==> flow/design.v <==
`timescale 1ns / 1ps
module BMU( HD1, HD2, HD3, HD4, HD5, HD6, HD7, HD8, HD9, HD10, HD11, HD12, HD13, HD14, HD15, HD16, Rx, len, clock, reset
    );
output  [1:0] HD1;
output  [1:0] HD2;
output  [1:0] HD3;
output  [1:0] HD4;
output  [1:0] HD5;
output  [1:0] HD6;
output  [1:0] HD7;
output  [1:0] HD8;
output  [1:0] HD9;
output  [1:0] HD10;
output  [1:0] HD11;
output  [1:0] HD12;
output  [1:0] HD13;
output  [1:0] HD14;
output  [1:0] HD15;
output  [1:0] HD16;
input [1:0] Rx;
input len;
input reset;
input clock;
   reg [1:0] 	 HD1;
   reg [1:0] 	 HD2;
   reg [1:0] 	 HD3;
   reg [1:0] 	 HD4;
   reg [1:0] 	 HD5;
   reg [1:0] 	 HD6;
   reg [1:0] 	 HD7;
   reg [1:0] 	 HD8;
   reg [1:0] 	 HD9;
   reg [1:0] 	 HD10;
   reg [1:0] 	 HD11;
   reg [1:0] 	 HD12;
   reg [1:0] 	 HD13;
   reg [1:0] 	 HD14;
   reg [1:0] 	 HD15;
   reg [1:0] 	 HD16; 
always@(posedge clock or posedge reset)
begin
if(reset)
begin
HD1<=0; HD9<=0;
HD2<=0; HD10<=0;
HD3<=0; HD11<=0;
HD4<=0; HD12<=0;
HD5<=0; HD13<=0;
HD6<=0; HD14<=0;
HD7<=0; HD15<=0;
HD8<=0; HD16<=0;
end
else if(len)
begin
case(Rx)
					2'b00: begin
                         HD1 <=2'b00; HD2 <=2'b10; HD3 <=2'b01; HD4 <=2'b01;
                         HD5 <=2'b10; HD6 <=2'b00; HD7 <=2'b01; HD8 <=2'b01;
                         HD9 <=2'b10; HD10<=2'b00; HD11<=2'b01; HD12<=2'b01;
                         HD13<=2'b00; HD14<=2'b10; HD15<=2'b01; HD16<=2'b01;
                      end
               2'b01: begin
                         HD1 <=2'b01; HD2 <=2'b01; HD3 <=2'b00; HD4 <=2'b10;
                         HD5 <=2'b01; HD6 <=2'b01; HD7 <=2'b10; HD8 <=2'b00;
                         HD9 <=2'b01; HD10<=2'b01; HD11<=2'b10; HD12<=2'b00;
                         HD13<=2'b01; HD14<=2'b01; HD15<=2'b00; HD16<=2'b10;
                      end
               2'b10: begin
                         HD1 <=2'b01; HD2 <=2'b01; HD3 <=2'b10; HD4 <=2'b00;
                         HD5 <=2'b01; HD6 <=2'b01; HD7 <=2'b00; HD8 <=2'b10;
                         HD9 <=2'b01; HD10<=2'b01; HD11<=2'b00; HD12<=2'b10;
                         HD13<=2'b01; HD14<=2'b01; HD15<=2'b10; HD16<=2'b00;
                      end
               2'b11: begin
                         HD1 <=2'b10; HD2 <=2'b00; HD3 <=2'b01; HD4 <=2'b01;
                         HD5 <=2'b00; HD6 <=2'b10; HD7 <=2'b01; HD8 <=2'b01;
                         HD9 <=2'b00; HD10<=2'b10; HD11<=2'b01; HD12<=2'b01;
                         HD13<=2'b10; HD14<=2'b00; HD15<=2'b01; HD16<=2'b01;
                      end
          endcase 
end
end
endmodule
`timescale 1ns / 1ps
module Add_Compare(acs_pm_survivor, acs_label, acs_pm_ina, HD_ina, acs_pm_inb, HD_inb, norm, aen, clock, reset
    );
output [3:0] acs_pm_survivor;
output acs_label;
input [3:0] acs_pm_ina;
input [3:0] acs_pm_inb;
input [1:0] HD_ina;
input [1:0] HD_inb;
input [3:0] norm;
input aen;
input clock;
input reset;
reg [3:0] acs_pm_survivor;
reg  acs_label; 
reg [3:0] suma;
reg [3:0] sumb;
wire [4:0] adda = (acs_pm_ina - norm) + HD_ina;
wire [4:0] addb = (acs_pm_inb - norm) + HD_inb;
always@(posedge clock or posedge reset)
begin
if(reset)
suma<=0;
else
begin
if(aen && adda[4])
suma<=4'b1111;
else if(aen)
suma<=adda[3:0];
end
end
always@(posedge clock or posedge reset)
begin
if(reset)
sumb<=0;
else if(aen && addb[4])
sumb<=4'b1111;
else if(aen)
sumb<=addb[3:0];
end
always@(suma or sumb)
begin
if(suma<=sumb)
begin
acs_pm_survivor=suma;
acs_label=1'b0;
end
else
begin
acs_pm_survivor=sumb;
acs_label=1'b1;
end
end
endmodule
`timescale 1ns / 1ps
module ACSU(acs0_pm_out, acs1_pm_out, acs2_pm_out, acs3_pm_out, 
                 acs4_pm_out, acs5_pm_out, acs6_pm_out, acs7_pm_out,
                 acs0_label,  acs1_label,  acs2_label,  acs3_label, 
                 acs4_label,  acs5_label,  acs6_label,  acs7_label,
                 acs0_pm_ina,  acs0_pm_inb, HD0_ina, HD0_inb,
                 acs1_pm_ina,  acs1_pm_inb, HD1_ina, HD1_inb,
                 acs2_pm_ina,  acs2_pm_inb, HD2_ina, HD2_inb,
                 acs3_pm_ina,  acs3_pm_inb, HD3_ina, HD3_inb,
                 acs4_pm_ina,  acs4_pm_inb, HD4_ina, HD4_inb,
                 acs5_pm_ina,  acs5_pm_inb, HD5_ina, HD5_inb,
                 acs6_pm_ina,  acs6_pm_inb, HD6_ina, HD6_inb,
                 acs7_pm_ina,  acs7_pm_inb, HD7_ina, HD7_inb,
                 norm, aen, clock, reset
                );
   output [3:0] acs0_pm_out;
   output [3:0] acs1_pm_out;
   output [3:0] acs2_pm_out;
   output [3:0] acs3_pm_out;
   output [3:0] acs4_pm_out;
   output [3:0] acs5_pm_out;
   output [3:0] acs6_pm_out;
   output [3:0] acs7_pm_out;
   output  acs0_label;
   output  acs1_label;
   output  acs2_label;
   output  acs3_label;
   output  acs4_label;
   output  acs5_label;
   output  acs6_label;
   output  acs7_label;
   input [3:0]  acs0_pm_ina;
   input [3:0]  acs1_pm_ina;
   input [3:0]  acs2_pm_ina;
   input [3:0]  acs3_pm_ina;
   input [3:0]  acs4_pm_ina;
   input [3:0]  acs5_pm_ina;
   input [3:0]  acs6_pm_ina;
   input [3:0]  acs7_pm_ina;
   input [3:0]  acs0_pm_inb;
   input [3:0]  acs1_pm_inb;
   input [3:0]  acs2_pm_inb;
   input [3:0]  acs3_pm_inb;
   input [3:0]  acs4_pm_inb;
   input [3:0]  acs5_pm_inb;
   input [3:0]  acs6_pm_inb;
   input [3:0]  acs7_pm_inb;
   input [1:0] 	   HD0_ina;
   input [1:0] 	   HD1_ina;
   input [1:0] 	   HD2_ina;
   input [1:0] 	   HD3_ina;
   input [1:0] 	   HD4_ina;
   input [1:0] 	   HD5_ina;
   input [1:0] 	   HD6_ina;
   input [1:0] 	   HD7_ina;
   input [1:0] 	   HD0_inb;
   input [1:0] 	   HD1_inb;
   input [1:0] 	   HD2_inb;
   input [1:0] 	   HD3_inb;
   input [1:0] 	   HD4_inb;
   input [1:0] 	   HD5_inb;
   input [1:0] 	   HD6_inb;
   input [1:0] 	   HD7_inb;   
   input [3:0] norm;
   input aen;
   input clock;
   input reset;
Add_Compare DUT0 (.acs_pm_survivor(acs0_pm_out), 
               .acs_label(acs0_label),
               .acs_pm_ina(acs0_pm_ina), 
               .HD_ina(HD0_ina), 
               .acs_pm_inb(acs0_pm_inb), 
               .HD_inb(HD0_inb),
               .norm(norm),
               .aen(aen),
               .clock(clock),
               .reset(reset)
              );
Add_Compare DUT1 (.acs_pm_survivor(acs1_pm_out),
               .acs_label(acs1_label), 
               .acs_pm_ina(acs1_pm_ina), 
               .HD_ina(HD1_ina), 
               .acs_pm_inb(acs1_pm_inb), 
               .HD_inb(HD1_inb),
               .norm(norm),
               .aen(aen),
               .clock(clock),
               .reset(reset)
              );
Add_Compare DUT2 (.acs_pm_survivor(acs2_pm_out), 
               .acs_label(acs2_label),
               .acs_pm_ina(acs2_pm_ina), 
               .HD_ina(HD2_ina),
               .acs_pm_inb(acs2_pm_inb), 
               .HD_inb(HD2_inb),
               .norm(norm),
               .aen(aen),
               .clock(clock),
               .reset(reset)
              );
Add_Compare DUT3 (.acs_pm_survivor(acs3_pm_out), 
               .acs_label(acs3_label),
               .acs_pm_ina(acs3_pm_ina), 
               .HD_ina(HD3_ina),
               .acs_pm_inb(acs3_pm_inb), 
               .HD_inb(HD3_inb),
               .norm(norm),
               .aen(aen),
               .clock(clock),
               .reset(reset)
              );
Add_Compare DUT4 (.acs_pm_survivor(acs4_pm_out), 
               .acs_label(acs4_label),
               .acs_pm_ina(acs4_pm_ina), 
               .HD_ina(HD4_ina),
               .acs_pm_inb(acs4_pm_inb), 
               .HD_inb(HD4_inb),
               .norm(norm),
               .aen(aen),
               .clock(clock),
               .reset(reset)
              );
Add_Compare DUT5 (.acs_pm_survivor(acs5_pm_out), 
               .acs_label(acs5_label),
               .acs_pm_ina(acs5_pm_ina), 
               .HD_ina(HD5_ina),
               .acs_pm_inb(acs5_pm_inb), 
               .HD_inb(HD5_inb),               
               .norm(norm),
               .aen(aen),
               .clock(clock),
               .reset(reset)
               );
Add_Compare DUT6 (.acs_pm_survivor(acs6_pm_out), 
               .acs_label(acs6_label),
               .acs_pm_ina(acs6_pm_ina), 
               .HD_ina(HD6_ina),
               .acs_pm_inb(acs6_pm_inb), 
               .HD_inb(HD6_inb),
               .norm(norm),
               .aen(aen),
               .clock(clock),
               .reset(reset)
              );
Add_Compare DUT7 (.acs_pm_survivor(acs7_pm_out), 
               .acs_label(acs7_label),
               .acs_pm_ina(acs7_pm_ina), 
               .HD_ina(HD7_ina),
               .acs_pm_inb(acs7_pm_inb), 
               .HD_inb(HD7_inb),
               .norm(norm),
               .aen(aen),
               .clock(clock),
               .reset(reset)
              );
endmodule 
`timescale 1ns / 1ps
module Decision( bstate, flag_metric, in0, in1, in2, in3, in4 ,in5, in6, in7);
output [2:0] bstate;
output [3:0] flag_metric;
input [3:0] in0;
input [3:0] in1;
input [3:0] in2;
input [3:0] in3;
input [3:0] in4;
input [3:0] in5;
input [3:0] in6;
input [3:0] in7;
reg [2:0] bstate;
reg [3:0] min01;
reg [3:0] min23;
reg [3:0] min45;
reg [3:0] min67;
reg [3:0] min0123;
reg [3:0] min4567;
reg [3:0] flag_metric; 
always@(*)
begin
if(in0<=in1)
min01=in0;
else
min01=in1;
if(in2<=in3)
min23=in2;
else
min23=in3;
if(in4<=in5)
min45=in4;
else
min45=in5;
if(in6<=in7)
min67=in6;
else
min67=in7;
if(min01<=min23)
min0123=min01;
else
min0123=min23;
if(min45<=min67)
min4567=min45;
else
min4567=min67;
if(min0123<=min4567)
flag_metric=min0123;
else
flag_metric=min4567;
end
always@(*)
begin
bstate=3'b000;
if(flag_metric==in0)
bstate=3'b000;
if(flag_metric==in1)
bstate=3'b001;
if(flag_metric==in2)
bstate=3'b010;
if(flag_metric==in3)
bstate=3'b011;
if(flag_metric==in4)
bstate=3'b100;
if(flag_metric==in5)
bstate=3'b101;
if(flag_metric==in6)
bstate=3'b110;
if(flag_metric==in7)
bstate=3'b111;
end
endmodule
module controlpath (Dx,  oen,  len, aen, 
                     A0_out, A1_out, A2_out, A3_out, A4_out, A5_out, A6_out, A7_out,
                     A0_in,  A1_in,  A2_in,  A3_in,  A4_in,  A5_in,  A6_in,  A7_in,
                     acs0_label,  acs1_label,  acs2_label,  acs3_label,  acs4_label,  acs5_label,  acs6_label,  acs7_label,
                     min_metric, seqrdy, reset, clock 
                    );
   output  Dx;
   output [3:0] min_metric;
   output           oen;
   output           len;
   output          aen;
   output [3:0] A0_out;
   output [3:0] A1_out;
   output [3:0] A2_out;
   output [3:0] A3_out;
   output [3:0] A4_out;
   output [3:0] A5_out;
   output [3:0] A6_out;
   output [3:0] A7_out;
   input [3:0] A0_in;
   input [3:0] A1_in;
   input [3:0] A2_in;
   input [3:0] A3_in;
   input [3:0] A4_in;
   input [3:0] A5_in;
   input [3:0] A6_in;
   input [3:0] A7_in;
   input   acs0_label;
   input   acs1_label;
   input   acs2_label;
   input   acs3_label;
   input   acs4_label;
   input   acs5_label;
   input   acs6_label;
   input   acs7_label;
   input 	  seqrdy;
   input 	  reset;
   input 	  clock;
   reg [14:0]   P0;
   reg [14:0]   P1;
   reg [14:0]   P2;
   reg [14:0]   P3;
   reg [14:0]   P4;
   reg [14:0]   P5;
   reg [14:0]   P6;
   reg [14:0]   P7;
   reg [3:0]   A0;
   reg [3:0]   A1;
   reg [3:0]   A2;
   reg [3:0]   A3;
   reg [3:0]   A4;
   reg [3:0]   A5;
   reg [3:0]   A6;
   reg [3:0]   A7;
   reg [3:0] 	  write_ptr;
   reg [3:0] 	  trace_ptr;
   reg [2:0] 	  tb_reg;
   reg 		   len;
   reg 		  aen;
   reg 		  wen;
   reg 		  ten;
   reg 		   oen;
   parameter [6:0] 
                   RESET           =7'b0000001,
                   calc_HD         =7'b0000010,
                   add_HD          =7'b0000100,
                   write_state     =7'b0001000,
                   beststate       =7'b0010000,
                   traceback       =7'b0100000,
						 output_DX       =7'b1000000;
   reg [6:0] next_state;
   wire [2:0] min_state;
   Decision UUT_TB (.bstate(min_state), .flag_metric(min_metric),
                         .in0(A0_out), .in1(A1_out), .in2(A2_out), .in3(A3_out), 
                         .in4(A4_out), .in5(A5_out), .in6(A6_out), .in7(A7_out));
   assign Dx = ( oen) ? tb_reg[0] : 1'b0;
   assign A0_out = (write_ptr>0) ? A0_in:A0;
   assign A1_out = (write_ptr>0) ? A1_in:A1;
   assign A2_out = (write_ptr>0) ? A2_in:A2;
   assign A3_out = (write_ptr>0) ? A3_in:A3;
   assign A4_out = (write_ptr>0) ? A4_in:A4;
   assign A5_out = (write_ptr>0) ? A5_in:A5;
   assign A6_out = (write_ptr>0) ? A6_in:A6;
   assign A7_out = (write_ptr>0) ? A7_in:A7;
   always @(posedge clock or posedge reset)
     begin
	if (reset)
	  begin
	     P0 <=0; P1 <=0; P2 <=0; P3 <=0; P4 <=0; P5 <=0; P6 <=0; P7 <=0;
	  end
	else
	  begin
             if (wen && write_ptr>0)
               begin
                  P0   <={acs0_label, P0[14:1]};									 
                  P1   <={acs1_label, P1[14:1]};									 
                  P2   <={acs2_label, P2[14:1]};
                  P3   <={acs3_label, P3[14:1]};
                  P4   <={acs4_label, P4[14:1]};
                  P5   <={acs5_label, P5[14:1]};
                  P6   <={acs6_label, P6[14:1]};
                  P7   <={acs7_label, P7[14:1]};		  
               end	  
      end
	  end
   always @(posedge clock or posedge reset)
     begin
	if (reset)
	  begin
	     A0 <=0;       A1 <=4'b1111; A2 <=4'b1111; A3 <=4'b1111; 
             A4 <=4'b1111; A5 <=4'b1111; A6 <=4'b1111; A7 <=4'b1111;
	  end
	else
	  begin
             if (wen)
               begin
                  A0 <=A0_in; A1 <=A1_in; A2 <=A2_in; A3 <=A3_in; 
                  A4 <=A4_in; A5 <=A5_in; A6 <=A6_in; A7 <=A7_in;
               end
	  end
     end
   always @(posedge clock or posedge reset)
     begin
	if (reset)
	  tb_reg <=0;
	else
	  begin
	     if (next_state==write_state)
	        tb_reg <=min_state;
	     else if (ten)
               begin
                  case (tb_reg)
                    3'b000 : tb_reg <={P0[trace_ptr],tb_reg[2:1]};
                    3'b001 : tb_reg <={P1[trace_ptr],tb_reg[2:1]};
                    3'b010 : tb_reg <={P2[trace_ptr],tb_reg[2:1]};
                    3'b011 : tb_reg <={P3[trace_ptr],tb_reg[2:1]};
                    3'b100 : tb_reg <={P4[trace_ptr],tb_reg[2:1]};
                    3'b101 : tb_reg <={P5[trace_ptr],tb_reg[2:1]};
                    3'b110 : tb_reg <={P6[trace_ptr],tb_reg[2:1]};
                    3'b111 : tb_reg <={P7[trace_ptr],tb_reg[2:1]};
                  endcase
	       end
	  end
     end
   always @ (posedge clock or posedge reset)
     begin
        if (reset)
          begin
              len <=0; aen <=0; wen <=0; ten <=0;  oen <=0;
	     write_ptr    <=0;
	     trace_ptr    <=0;
             next_state   <= RESET;
          end
        else
          begin
             case(next_state)
               RESET:      begin
		             if (seqrdy)
			       begin
                                   len <=0; aen <=0; wen <=0; ten <=0;  oen <=0;
                                  next_state <=calc_HD;
			       end
		             else
			       next_state <=RESET;
                           end  
               calc_HD:    begin
                               len <=1; aen <=0; wen <=0; ten <=0;  oen <=0;
                              next_state   <= add_HD;
                           end 
               add_HD:        begin
                             if (seqrdy)
                               begin
                               len <=0; aen <=1; wen <=0; ten <=0;  oen <=0;
                              next_state   <= write_state;
                               end
                             else
                              next_state   <= add_HD;
                           end 
               write_state: begin
                                 if (write_ptr < 14)
                                   begin
                                       len <=0; aen <=0; wen <=1; ten <=0;  oen <=0;
				      write_ptr <=write_ptr+1;
                                      next_state   <= calc_HD;
                                   end
                                else if (write_ptr == 14)
                                   begin
				       len <=0; aen <=0; wen <=1; ten <=0;  oen <=0;
				      write_ptr <=write_ptr+1;
                                      next_state   <= beststate;
			           end
                              end  
               beststate:    begin
                                  len <=0; aen <=0; wen <=0; ten <=0;  oen <=0;
		                 ;
		                 write_ptr    <=14;
		  		 trace_ptr    <=14;
                                 next_state   <= traceback;
                              end 
               traceback:     begin
                                 if (trace_ptr >1)
                                   begin
                                       len <=0; aen <=0; wen <=0; ten <=1;  oen <=0;
		                      trace_ptr    <=trace_ptr-1; 
                                      next_state   <= traceback;
                                   end	    
                                 else if (trace_ptr == 1) 
                                   begin
                                       len <=0; aen <=0; wen <=0; ten <=0;  oen <=0;
                                      next_state   <= output_DX;
	                           end
                              end 
               output_DX:     begin
                                       len <=0; aen <=0; wen <=0; ten <=0;  oen <=1;
                                      next_state   <= calc_HD;
                end 
	    endcase 
	 end 
   end 
endmodule
`timescale 1ns / 1ps
module Viterbi(Dx, Rx, oen, rxrdy, clock, seqrdy,reset
    );
output Dx;
output oen;
output rxrdy;
input [1:0] Rx;
input seqrdy;
input reset;
input clock;
wire[3:0] A0_out;
wire[3:0] A1_out;
wire[3:0] A2_out;
wire[3:0] A3_out;
wire[3:0] A4_out;
wire[3:0] A5_out;
wire[3:0] A6_out;
wire[3:0] A7_out;
 wire [3:0] acs0_pm_out;
 wire [3:0] acs1_pm_out;
 wire [3:0] acs2_pm_out;
 wire [3:0] acs3_pm_out;
 wire [3:0] acs4_pm_out;
 wire [3:0] acs5_pm_out;   
 wire [3:0] acs6_pm_out;   
 wire [3:0] acs7_pm_out;
wire acs0_label;
wire acs1_label;
wire acs2_label;
wire acs3_label;
wire acs4_label;
wire acs5_label;
wire acs6_label;
wire acs7_label;
wire len;
wire aen;
wire [3:0] min_metric;
assign rxrdy = len;
wire [1:0] HD1;	wire [1:0] HD9;
wire [1:0] HD2;	wire [1:0] HD10;
wire [1:0] HD3;   wire [1:0] HD11;
wire [1:0] HD4;	wire [1:0] HD12;
wire [1:0] HD5;	wire [1:0] HD13;
wire [1:0] HD6;	wire [1:0] HD14;
wire [1:0] HD7;	wire [1:0] HD15;
wire [1:0] HD8;	wire [1:0] HD16;
BMU U1(.HD1(HD1), .HD2(HD2), .HD3(HD3), .HD4(HD4), .HD5(HD5), .HD6(HD6), .HD7(HD7), .HD8(HD8), .HD9(HD9), .HD10(HD10), .HD11(HD11), .HD12(HD12), .HD13(HD13), .HD14(HD14), .HD15(HD15), .HD16(HD16), .Rx(Rx), .len(len & seqrdy), .clock(clock), .reset(reset)
);
ACSU U2(.acs0_pm_out(acs0_pm_out), .acs1_pm_out(acs1_pm_out), 
              .acs2_pm_out(acs2_pm_out), .acs3_pm_out(acs3_pm_out), 
              .acs4_pm_out(acs4_pm_out), .acs5_pm_out(acs5_pm_out), 
              .acs6_pm_out(acs6_pm_out), .acs7_pm_out(acs7_pm_out),
              .acs0_label(acs0_label),   .acs1_label(acs1_label), 
              .acs2_label(acs2_label),   .acs3_label(acs3_label), 
              .acs4_label(acs4_label),   .acs5_label(acs5_label), 
              .acs6_label(acs6_label),   .acs7_label(acs7_label),
              .acs0_pm_ina(A0_out),  .acs0_pm_inb(A4_out), .HD0_ina(HD1), .HD0_inb(HD9),
              .acs1_pm_ina(A0_out),  .acs1_pm_inb(A4_out), .HD1_ina(HD2), .HD1_inb(HD10),
              .acs2_pm_ina(A1_out),  .acs2_pm_inb(A5_out), .HD2_ina(HD3), .HD2_inb(HD11),
              .acs3_pm_ina(A1_out),  .acs3_pm_inb(A5_out), .HD3_ina(HD4), .HD3_inb(HD12),
              .acs4_pm_ina(A2_out),  .acs4_pm_inb(A6_out), .HD4_ina(HD5), .HD4_inb(HD13),
              .acs5_pm_ina(A2_out),  .acs5_pm_inb(A6_out), .HD5_ina(HD6), .HD5_inb(HD14),
              .acs6_pm_ina(A3_out),  .acs6_pm_inb(A7_out), .HD6_ina(HD7), .HD6_inb(HD15),
              .acs7_pm_ina(A3_out),  .acs7_pm_inb(A7_out), .HD7_ina(HD8), .HD7_inb(HD16),
	      .norm(min_metric), .aen(aen), .reset(reset), .clock(clock)
              );
				 controlpath U3(.Dx(Dx), .oen(oen), .len(len), .aen(aen), 
                 .A0_out(A0_out), .A1_out(A1_out), .A2_out(A2_out), .A3_out(A3_out), 
                 .A4_out(A4_out), .A5_out(A5_out), .A6_out(A6_out), .A7_out(A7_out),
                 .A0_in(acs0_pm_out), .A1_in(acs1_pm_out), .A2_in(acs2_pm_out), .A3_in(acs3_pm_out),  
                 .A4_in(acs4_pm_out), .A5_in(acs5_pm_out), .A6_in(acs6_pm_out), .A7_in(acs7_pm_out),
                 .acs0_label(acs0_label), .acs1_label(acs1_label), .acs2_label(acs2_label), .acs3_label(acs3_label), 
                 .acs4_label(acs4_label), .acs5_label(acs5_label), .acs6_label(acs6_label), .acs7_label(acs7_label),
                 .min_metric(min_metric), .seqrdy(seqrdy), .reset(reset), .clock(clock)
                );
endmodule
# Step by step through the tools: Viterbi
# Module Viterbi before and after one edit of its RTL, step after step.
# "before" refers to lines of the RTL above, "after" to lines of the edited file.
# "diff" is "after" less "before", of the values as shown; "change_rel_pct" is that difference over "before", in percent.
# Library cell names are shortened.
# Not given: -
[design]
top_module = "Viterbi"
clock = "clock"
lib = "sky130hd"
corner = "tt_025C_1v80"

# Edit of the RTL
# The edit as a unified diff against the file above.
# The edited RTL no longer does the same as the RTL above: the edit was made by script, with no optimisation intended.
# begin of diff
@@ -585,13 +585,15 @@
 endmodule
 `timescale 1ns / 1ps
-module Viterbi(Dx, Rx, oen, rxrdy, clock, seqrdy,reset
+module Viterbi(Dx, Rx_ext, oen, rxrdy, clock, seqrdy,reset
     );
 output Dx;
 output oen;
 output rxrdy;
-input [1:0] Rx;
+input [1:0] Rx_ext;
 input seqrdy;
 input reset;
 input clock;
+reg [1:0] Rx;
+always @(posedge clock) Rx <= Rx_ext;
 wire[3:0] A0_out;
 wire[3:0] A1_out;
# end of diff

# After elaboration
# Yosys after proc, flatten, opt, wreduce and memory -nomap, before mapping. Memory bits, and registers merged into a memory's read port (data or address), are not among the register bits. Print and check cells are not counted. Equal cells are merged and count once.
[op_classes]
columns = ["item", "before", "after", "diff", "change_rel_pct"]
rows = [
  ["n_div", 0, 0, 0, "-"],
  ["n_mux", 104, 104, 0, 0.00],
  ["n_mul", 0, 0, 0, "-"],
  ["n_eq", 32, 32, 0, 0.00],
  ["shifts", 8, 8, 0, 0.00],
  ["bitwise", 1, 1, 0, 0.00],
  ["cmp", 18, 18, 0, 0.00],
  ["add_sub_neg", 26, 26, 0, 0.00],
  ["reduce_and_logical", 55, 55, 0, 0.00],
]
[op_table]
columns = ["cell", "before", "after", "diff", "change_rel_pct"]
rows = [
  ["2-to-1 mux 4 bit", 59, 59, 0, 0.00],
  ["2-to-1 mux 1 bit", 19, 19, 0, 0.00],
  ["nonzero test 2 bit", 19, 19, 0, 0.00],
  ["logical AND 1 bit", 17, 17, 0, 0.00],
  ["adder 5 x 2 -> 5 bit", 16, 16, 0, 0.00],
  ["less-or-equal comparator 4 bit", 15, 15, 0, 0.00],
  ["2-to-1 mux 3 bit", 8, 8, 0, 0.00],
  ["variable part select 15 x 4 -> 1 bit", 8, 8, 0, 0.00],
  ["subtractor 4 x 4 -> 5 bit", 8, 8, 0, 0.00],
  ["== test 4 bit", 7, 7, 0, 0.00],
  ["OR reduction 2 bit", 5, 5, 0, 0.00],
  ["== test 3 bit with constant B", 4, 4, 0, 0.00],
  ["2-to-1 mux 7 bit", 4, 4, 0, 0.00],
  ["parallel mux 2 bit (select 3 bit)", 4, 4, 0, 0.00],
  ["parallel mux 1 bit (select 5 bit)", 3, 3, 0, 0.00],
  ["AND reduction 4 bit", 3, 3, 0, 0.00],
  ["== test 2 bit with constant B", 2, 2, 0, 0.00],
  ["== test 3 x 2 -> 1 bit with constant B", 2, 2, 0, 0.00],
  ["greater-than comparator 4 x 1 -> 1 bit with constant B", 2, 2, 0, 0.00],
  ["inequality test 2 x 1 -> 1 bit with constant B", 2, 2, 0, 0.00],
  ["inequality test 2 bit with constant B", 2, 2, 0, 0.00],
  ["parallel mux 1 bit (select 4 bit)", 2, 2, 0, 0.00],
  ["parallel mux 4 bit (select 2 bit)", 2, 2, 0, 0.00],
  ["AND reduction 2 bit", 2, 2, 0, 0.00],
  ["nonzero test 6 bit", 2, 2, 0, 0.00],
  ["adder 4 x 1 -> 4 bit with constant B", 1, 1, 0, 0.00],
  ["AND 1 bit", 1, 1, 0, 0.00],
  ["== test 2 x 1 -> 1 bit with constant B", 1, 1, 0, 0.00],
]
# Not every row of either side is listed.
[word_totals]
columns = ["item", "before", "after", "diff", "change_rel_pct"]
rows = [
  ["elab_cells", 289, 290, 1, 0.35],
  ["ff_bits", 247, 249, 2, 0.81],
  ["n_memories", 0, 0, 0, "-"],
  ["mem_bits_ro", 0, 0, 0, "-"],
  ["clocked_rd_ports_x_width", 0, 0, 0, "-"],
  ["latch_bits", 0, 0, 0, "-"],
  ["in_bits", 5, 5, 0, 0.00],
  ["ramBits", 0, 0, 0, "-"],
]

# Logic depth
# Yosys ltp: most cells in a row. Word level: on the elaborated netlist, between registers, memories and ports. Mapped: between sequential cells and ports; inverters and the memories' decode and read muxes count.
[depth]
columns = ["item", "before", "after", "diff", "change_rel_pct"]
rows = [
  ["ltp_word", 18, 18, 0, 0.00],
  ["ABC_AREA", "0", "0", "-", "-"],
  ["ltp_mapped", 43, 42, -1, -2.33],
]

# After synthesis
# Source: synth_stat.txt of the flow (Yosys; design flattened, memories mapped). It holds for the ABC_AREA given above (unset counts as 0); a run with the other value may have another netlist.
[by_type]
columns = ["cell_type", "before", "after", "diff", "change_rel_pct"]
rows = [
  ["mux4_2", 27, 10, -17, -62.96],
  ["nor3_1", 21, 8, -13, -61.90],
  ["buf_1", 18, 7, -11, -61.11],
  ["a21o_1", 14, 24, 10, 71.43],
  ["a2bb2oi_1", 0, 9, 9, "-"],
  ["a211oi_1", 13, 5, -8, -61.54],
  ["buf_2", 3, 11, 8, 266.67],
  ["clkbuf_1", 54, 61, 7, 12.96],
  ["nor4_1", 13, 6, -7, -53.85],
  ["and2_1", 9, 2, -7, -77.78],
  ["nand2_1", 62, 68, 6, 9.68],
  ["o221ai_1", 3, 9, 6, 200.00],
  ["a221oi_1", 2, 8, 6, 300.00],
  ["xnor2_1", 32, 37, 5, 15.62],
  ["o311ai_0", 6, 1, -5, -83.33],
  ["o211a_1", 5, 0, -5, -100.00],
  ["nor2_1", 175, 171, -4, -2.29],
  ["o21ai_0", 77, 81, 4, 5.19],
]
# Not every row of either side is listed.
[synth_totals]
columns = ["item", "before", "after", "diff", "change_rel_pct"]
rows = [
  ["synth_area_um2", 16518.3, 16449.5, -68.8, -0.42],
  ["seq_area_um2", 6167.2, 6207.2, 40.0, 0.65],
  ["buf_cells", 77, 79, 2, 2.60],
  ["cell_count", 1642, 1658, 16, 0.97],
  ["ff_cells", 245, 247, 2, 0.82],
]
# The figures by module come from a second, unflattened synthesis with its own total; it is not the netlist above.
[unflattened]
columns = ["item", "before", "after", "diff", "change_rel_pct"]
rows = [
  ["hier_cells", 1638, 1640, 2, 0.12],
  ["hier_area_um2", 17478.0, 17518.1, 40.1, 0.23],
]
# Rows give one instance, submodules left out.
[modules_before]
columns = ["mod", "mod_seq_area_um2", "instances", "n_cells", "area_um2"]
rows = [
  ["controlpath", 4415.5, 1, 649, 8356.8],
  ["Add_Compare", 200.2, 8, 89, 865.8],
  ["Decision", 0.0, 1, 229, 1686.6],
  ["BMU", 150.1, 1, 47, 501.7],
  ["Viterbi", 0.0, 1, 1, 6.3],
  ["ACSU", 0.0, 1, 0, 0.0],
]
[modules_after]
columns = ["mod", "mod_seq_area_um2", "instances", "n_cells", "area_um2"]
rows = [
  ["controlpath", 4415.5, 1, 649, 8356.8],
  ["Add_Compare", 200.2, 8, 89, 865.8],
  ["Decision", 0.0, 1, 229, 1686.6],
  ["BMU", 150.1, 1, 47, 501.7],
  ["Viterbi", 40.0, 1, 3, 46.3],
  ["ACSU", 0.0, 1, 0, 0.0],
]

# Path before layout
# OpenSTA on the mapped netlist: ideal clock, no wires. The path of least setup slack (recovery checks aside). Input and output delay are each 20% of the period. Register names are those of the netlist, which keeps one name where synthesis merged equal registers.
[synth_path]
columns = ["item", "before", "after", "diff", "change_rel_pct"]
rows = [
  ["path_type", "reg-to-reg", "reg-to-reg", "-", "-"],
  ["startpoint", "reg U3.write_ptr[0]", "reg U3.write_ptr[0]", "-", "-"],
  ["endpoint", "reg U2.DUT0.sumb[3]", "reg U2.DUT0.sumb[2]", "-", "-"],
  ["setup_ps", 141, 137, -4, "-"],
  ["launch_ps", 0, 0, 0, "-"],
  ["tclk_ps", 8000, 8000, 0, 0.00],
  ["stages", 38, 36, -2, -5.26],
  ["slack_ps", -816, -592, 224, "-"],
  ["path_delay_ps", 8816, 8591, -225, -2.55],
  ["arrival_time_ps", 8675, 8454, -221, -2.55],
  ["period_less_setup_slack_ps", 8816, 8592, -224, -2.54],
]
# "path_delay_ps" = arrival - input delay + setup time.
# "stages": output pins that drive a net of the path, with the launching flip-flop's if there is one; two outputs of one cell count as two.
# "period_less_setup_slack_ps" = period - worst setup slack (recovery checks aside). The figure is calculated, with input and output delays left at 20% of the set period.
# The rows between start and end are the longest chain of elaborated cells between them; the timing report does not say that the signal goes this way. Where chains are equally long, one stands for them.
# Each line given opens the expression or statement behind the cell; cells for indexed reads and writes are added by Yosys, which also makes memories of some case tables.
# A register here has more assigning lines than the two given.
[synth_via_before]
path_cell_list = "dfrtp_1 -> inv_1 -> ha_1 -> nand2_1 -> clkbuf_1 -> clkbuf_1 -> clkbuf_1 -> buf_1 -> buf_1 -> o21ai_0 -> ha_1 -> and3b_1 -> a2111oi_4 -> o21ai_1 -> nor3b_1 -> a221o_1 -> ha_1 -> o21a_1 -> (+2 left out) -> mux2i_1 -> ha_1 -> a21oi_1 -> a21oi_1 -> maj3_1 -> a22o_1 -> o21ai_0 -> ha_1 -> fa_1 -> inv_1 -> ha_1 -> a21oi_1 -> nor3_1 -> a21oi_1 -> o31ai_1 -> a211oi_1 -> xnor2_1 -> a31oi_1"
elab_chain_cells = 12
cells_between = 29
cone_classes = "add/sub (2); compare (8); mux (17); reduce/logical (2)"
[synth_lines_before]
columns = ["item", "line_no", "source"]
rows = [
  ["start, declared", 420, "reg [3:0] write_ptr;"],
  ["start, assigned", 548, "write_ptr <=write_ptr+1;"],
  ["start, assigned", 554, "write_ptr <=write_ptr+1;"],
  ["greater-than comparator 4 x 1 -> 1 bit", 442, "assign A0_out = (write_ptr>0) ? A0_in:A0;"],
  ["2-to-1 mux 4 bit", 442, ""],
  ["less-or-equal comparator 4 bit", 316, "if(in0<=in1)"],
  ["2-to-1 mux 4 bit", 316, ""],
  ["less-or-equal comparator 4 bit", 332, "if(min01<=min23)"],
  ["2-to-1 mux 4 bit", 332, ""],
  ["less-or-equal comparator 4 bit", 340, "if(min0123<=min4567)"],
  ["2-to-1 mux 4 bit", 340, ""],
  ["subtractor 4 x 4 -> 5 bit", 102, "wire [4:0] addb = (acs_pm_inb - norm) + HD_inb;"],
  ["adder 5 x 2 -> 5 bit", 102, ""],
  ["2-to-1 mux 4 bit", 121, "else if(aen)"],
  ["2-to-1 mux 4 bit", 119, "else if(aen && addb[4])"],
  ["end, assigned", 118, "sumb<=0;"],
  ["end, assigned", 122, "sumb<=addb[3:0];"],
  ["end, declared", 100, "reg [3:0] sumb;"],
]
[synth_via_after]
path_cell_list = "dfrtp_1 -> inv_1 -> ha_1 -> nand2_1 -> buf_2 -> clkbuf_1 -> clkbuf_1 -> nor2_1 -> a21oi_1 -> inv_1 -> ha_1 -> nor2b_1 -> o211ai_2 -> a21oi_2 -> mux2_4 -> a211o_1 -> ha_1 -> o21a_1 -> o21a_1 -> o21ai_1 -> mux2i_1 -> ha_1 -> a21oi_1 -> a21oi_1 -> maj3_1 -> a22oi_1 -> mux2_2 -> ha_1 -> fa_1 -> inv_1 -> fa_1 -> and3_1 -> a2111oi_1 -> xor2_1 -> nand2_1 -> a2bb2oi_1"
elab_chain_cells = 12
cells_between = 29
cone_classes = "add/sub (2); compare (8); mux (17); reduce/logical (2)"
[synth_lines_after]
columns = ["item", "line_no", "source"]
rows = [
  ["start, declared", 420, "reg [3:0] write_ptr;"],
  ["start, assigned", 548, "write_ptr <=write_ptr+1;"],
  ["start, assigned", 554, "write_ptr <=write_ptr+1;"],
  ["greater-than comparator 4 x 1 -> 1 bit", 442, "assign A0_out = (write_ptr>0) ? A0_in:A0;"],
  ["2-to-1 mux 4 bit", 442, ""],
  ["less-or-equal comparator 4 bit", 316, "if(in0<=in1)"],
  ["2-to-1 mux 4 bit", 316, ""],
  ["less-or-equal comparator 4 bit", 332, "if(min01<=min23)"],
  ["2-to-1 mux 4 bit", 332, ""],
  ["less-or-equal comparator 4 bit", 340, "if(min0123<=min4567)"],
  ["2-to-1 mux 4 bit", 340, ""],
  ["subtractor 4 x 4 -> 5 bit", 102, "wire [4:0] addb = (acs_pm_inb - norm) + HD_inb;"],
  ["adder 5 x 2 -> 5 bit", 102, ""],
  ["2-to-1 mux 4 bit", 121, "else if(aen)"],
  ["2-to-1 mux 4 bit", 119, "else if(aen && addb[4])"],
  ["end, assigned", 118, "sumb<=0;"],
  ["end, assigned", 122, "sumb<=addb[3:0];"],
  ["end, declared", 100, "reg [3:0] sumb;"],
]

# Worst path after layout
# Path of least setup slack in the final report of the runs of set A (OpenROAD, finished layout, wires in). Where an end is a register, its clock arrival counts in the times.
# The report prints the path's times to 10 ps; the period is as set.
[layout_path]
columns = ["item", "before", "after", "diff", "change_rel_pct"]
rows = [
  ["path_type", "reg-to-reg", "reg-to-reg", "-", "-"],
  ["startpoint", "reg U2.DUT4.suma[2]", "reg U2.DUT1.sumb[1]", "-", "-"],
  ["endpoint", "reg U2.DUT2.suma[3]", "reg U2.DUT1.sumb[1]", "-", "-"],
  ["arrival_time_ps", 8380, 8420, 40, 0.48],
  ["setup_ps", 80, 130, 50, "-"],
  ["slack_ps", 120, 30, -90, "-"],
  ["tclk_ps", 8000, 8000, 0, 0.00],
  ["stages", 36, 38, 2, 5.56],
  ["launch_ps", 580, 590, 10, 1.72],
]
# The rows between start and end are the longest chain of elaborated cells between them; the timing report does not say that the signal goes this way. Where chains are equally long, one stands for them.
# A register here has more assigning lines than the two given.
[layout_via_before]
path_cell_list = "dfrtp_1 -> ha_1 -> or2_4 -> o311ai_4 -> or2_4 -> nor2_1 -> a21oi_2 -> a21oi_2 -> ha_1 -> nor2b_4 -> o21ai_2 -> a221o_1 -> buf_4 -> mux2_4 -> ha_4 -> a21oi_1 -> maj3_2 -> a22oi_2 -> mux2i_1 -> inv_1 -> ha_4 -> buf_4 -> a21oi_2 -> maj3_2 -> a22o_4 -> mux2_4 -> buf_6 -> fa_1 -> inv_4 -> ha_4 -> a21oi_4 -> o21ai_2 -> mux2i_1 -> o221ai_1 -> mux2_2 -> o211ai_1"
elab_chain_cells = 13
cells_between = 15
cone_classes = "add/sub (2); compare (4); mux (7); reduce/logical (2)"
[layout_lines_before]
columns = ["item", "line_no", "source"]
rows = [
  ["start, declared", 99, "reg [3:0] suma;"],
  ["start, assigned", 106, "suma<=0;"],
  ["start, assigned", 112, "suma<=adda[3:0];"],
  ["less-or-equal comparator 4 bit", 126, "if(suma<=sumb)"],
  ["2-to-1 mux 4 bit", 126, ""],
  ["2-to-1 mux 4 bit", 446, "assign A4_out = (write_ptr>0) ? A4_in:A4;"],
  ["less-or-equal comparator 4 bit", 324, "if(in4<=in5)"],
  ["2-to-1 mux 4 bit", 324, ""],
  ["less-or-equal comparator 4 bit", 336, "if(min45<=min67)"],
  ["2-to-1 mux 4 bit", 336, ""],
  ["less-or-equal comparator 4 bit", 340, "if(min0123<=min4567)"],
  ["2-to-1 mux 4 bit", 340, ""],
  ["subtractor 4 x 4 -> 5 bit", 101, "wire [4:0] adda = (acs_pm_ina - norm) + HD_ina;"],
  ["adder 5 x 2 -> 5 bit", 101, ""],
  ["2-to-1 mux 4 bit", 111, "else if(aen)"],
  ["2-to-1 mux 4 bit", 109, "if(aen && adda[4])"],
  ["end, assigned", 110, "suma<=4'b1111;"],
  ["end, assigned", 112, ""],
  ["end, declared", 99, ""],
]
[layout_via_after]
path_cell_list = "dfrtp_1 -> inv_2 -> ha_4 -> nor2b_4 -> o211ai_1 -> a21oi_2 -> buf_4 -> o21a_1 -> a21oi_2 -> clkinv_2 -> ha_4 -> and2_4 -> o21ai_4 -> a32o_2 -> mux2i_2 -> inv_1 -> ha_4 -> nor2b_1 -> (+2 left out) -> o21ai_4 -> mux2i_2 -> ha_1 -> a21oi_1 -> a21oi_1 -> maj3_2 -> a22oi_2 -> mux2_4 -> ha_4 -> fa_1 -> inv_2 -> fa_2 -> nand4_1 -> a21oi_2 -> a2111oi_4 -> xor2_1 -> nand2_1 -> a2bb2oi_1"
elab_chain_cells = 13
cells_between = 15
cone_classes = "add/sub (2); compare (4); mux (7); reduce/logical (2)"
[layout_lines_after]
columns = ["item", "line_no", "source"]
rows = [
  ["start, declared", 100, "reg [3:0] sumb;"],
  ["start, assigned", 118, "sumb<=0;"],
  ["start, assigned", 122, "sumb<=addb[3:0];"],
  ["less-or-equal comparator 4 bit", 126, "if(suma<=sumb)"],
  ["2-to-1 mux 4 bit", 126, ""],
  ["2-to-1 mux 4 bit", 443, "assign A1_out = (write_ptr>0) ? A1_in:A1;"],
  ["less-or-equal comparator 4 bit", 316, "if(in0<=in1)"],
  ["2-to-1 mux 4 bit", 316, ""],
  ["less-or-equal comparator 4 bit", 332, "if(min01<=min23)"],
  ["2-to-1 mux 4 bit", 332, ""],
  ["less-or-equal comparator 4 bit", 340, "if(min0123<=min4567)"],
  ["2-to-1 mux 4 bit", 340, ""],
  ["subtractor 4 x 4 -> 5 bit", 102, "wire [4:0] addb = (acs_pm_inb - norm) + HD_inb;"],
  ["adder 5 x 2 -> 5 bit", 102, ""],
  ["2-to-1 mux 4 bit", 121, "else if(aen)"],
  ["2-to-1 mux 4 bit", 119, "else if(aen && addb[4])"],
  ["end, assigned", 118, ""],
  ["end, assigned", 122, ""],
  ["end, declared", 100, ""],
]

# Measured runs
# Both versions went through the flow (Yosys, OpenROAD) with the same settings in each pair. Constraints: input delay and output delay 20% of the set period each, output load 0.01 pF.
[settings_set_A]
period_ns = 8.0
CAP_MARGIN = 20
CORE_MARGIN = 2
CORE_UTILIZATION = 40
SLEW_MARGIN = 20
[results_set_A]
columns = ["item", "before", "after", "diff", "change_rel_pct"]
rows = [
  ["total_negative_slack_ps", 0, 0, 0, "-"],
  ["final_hold_ws_ps", 477, 487, 10, "-"],
  ["layout_utilization_pct", 49.3, 50.0, 0.7, "-"],
  ["design_die_area_um2", 42938.1, 42762.1, -176.0, -0.41],
  ["fin_ws_ps", 118, 33, -85, "-"],
  ["synthArea_um2", 16518.3, 16449.5, -68.8, -0.42],
]
[settings_set_B]
CAP_MARGIN = 40
CELL_PAD_IN_SITES_DETAIL_PLACEMENT = 0
CORE_MARGIN = 2
CORE_UTILIZATION = 16
GPL_ROUTABILITY_DRIVEN = 1
GPL_TIMING_DRIVEN = 0
MIN_ROUTING_LAYER = "met2"
PLACE_DENSITY = 0.91
SETUP_SLACK_MARGIN = -0.89
SLEW_MARGIN = 0
period_ns = 12.8
[results_set_B]
columns = ["item", "before", "after", "diff", "change_rel_pct"]
rows = [
  ["total_negative_slack_ps", 0, 0, 0, "-"],
  ["final_hold_ws_ps", 471, 495, 24, "-"],
  ["layout_utilization_pct", 18.8, 18.9, 0.1, "-"],
  ["design_die_area_um2", 105827.0, 105391.0, -436.0, -0.41],
  ["fin_ws_ps", 1240, 1338, 98, "-"],
  ["synthArea_um2", 16518.3, 16449.5, -68.8, -0.42],
]
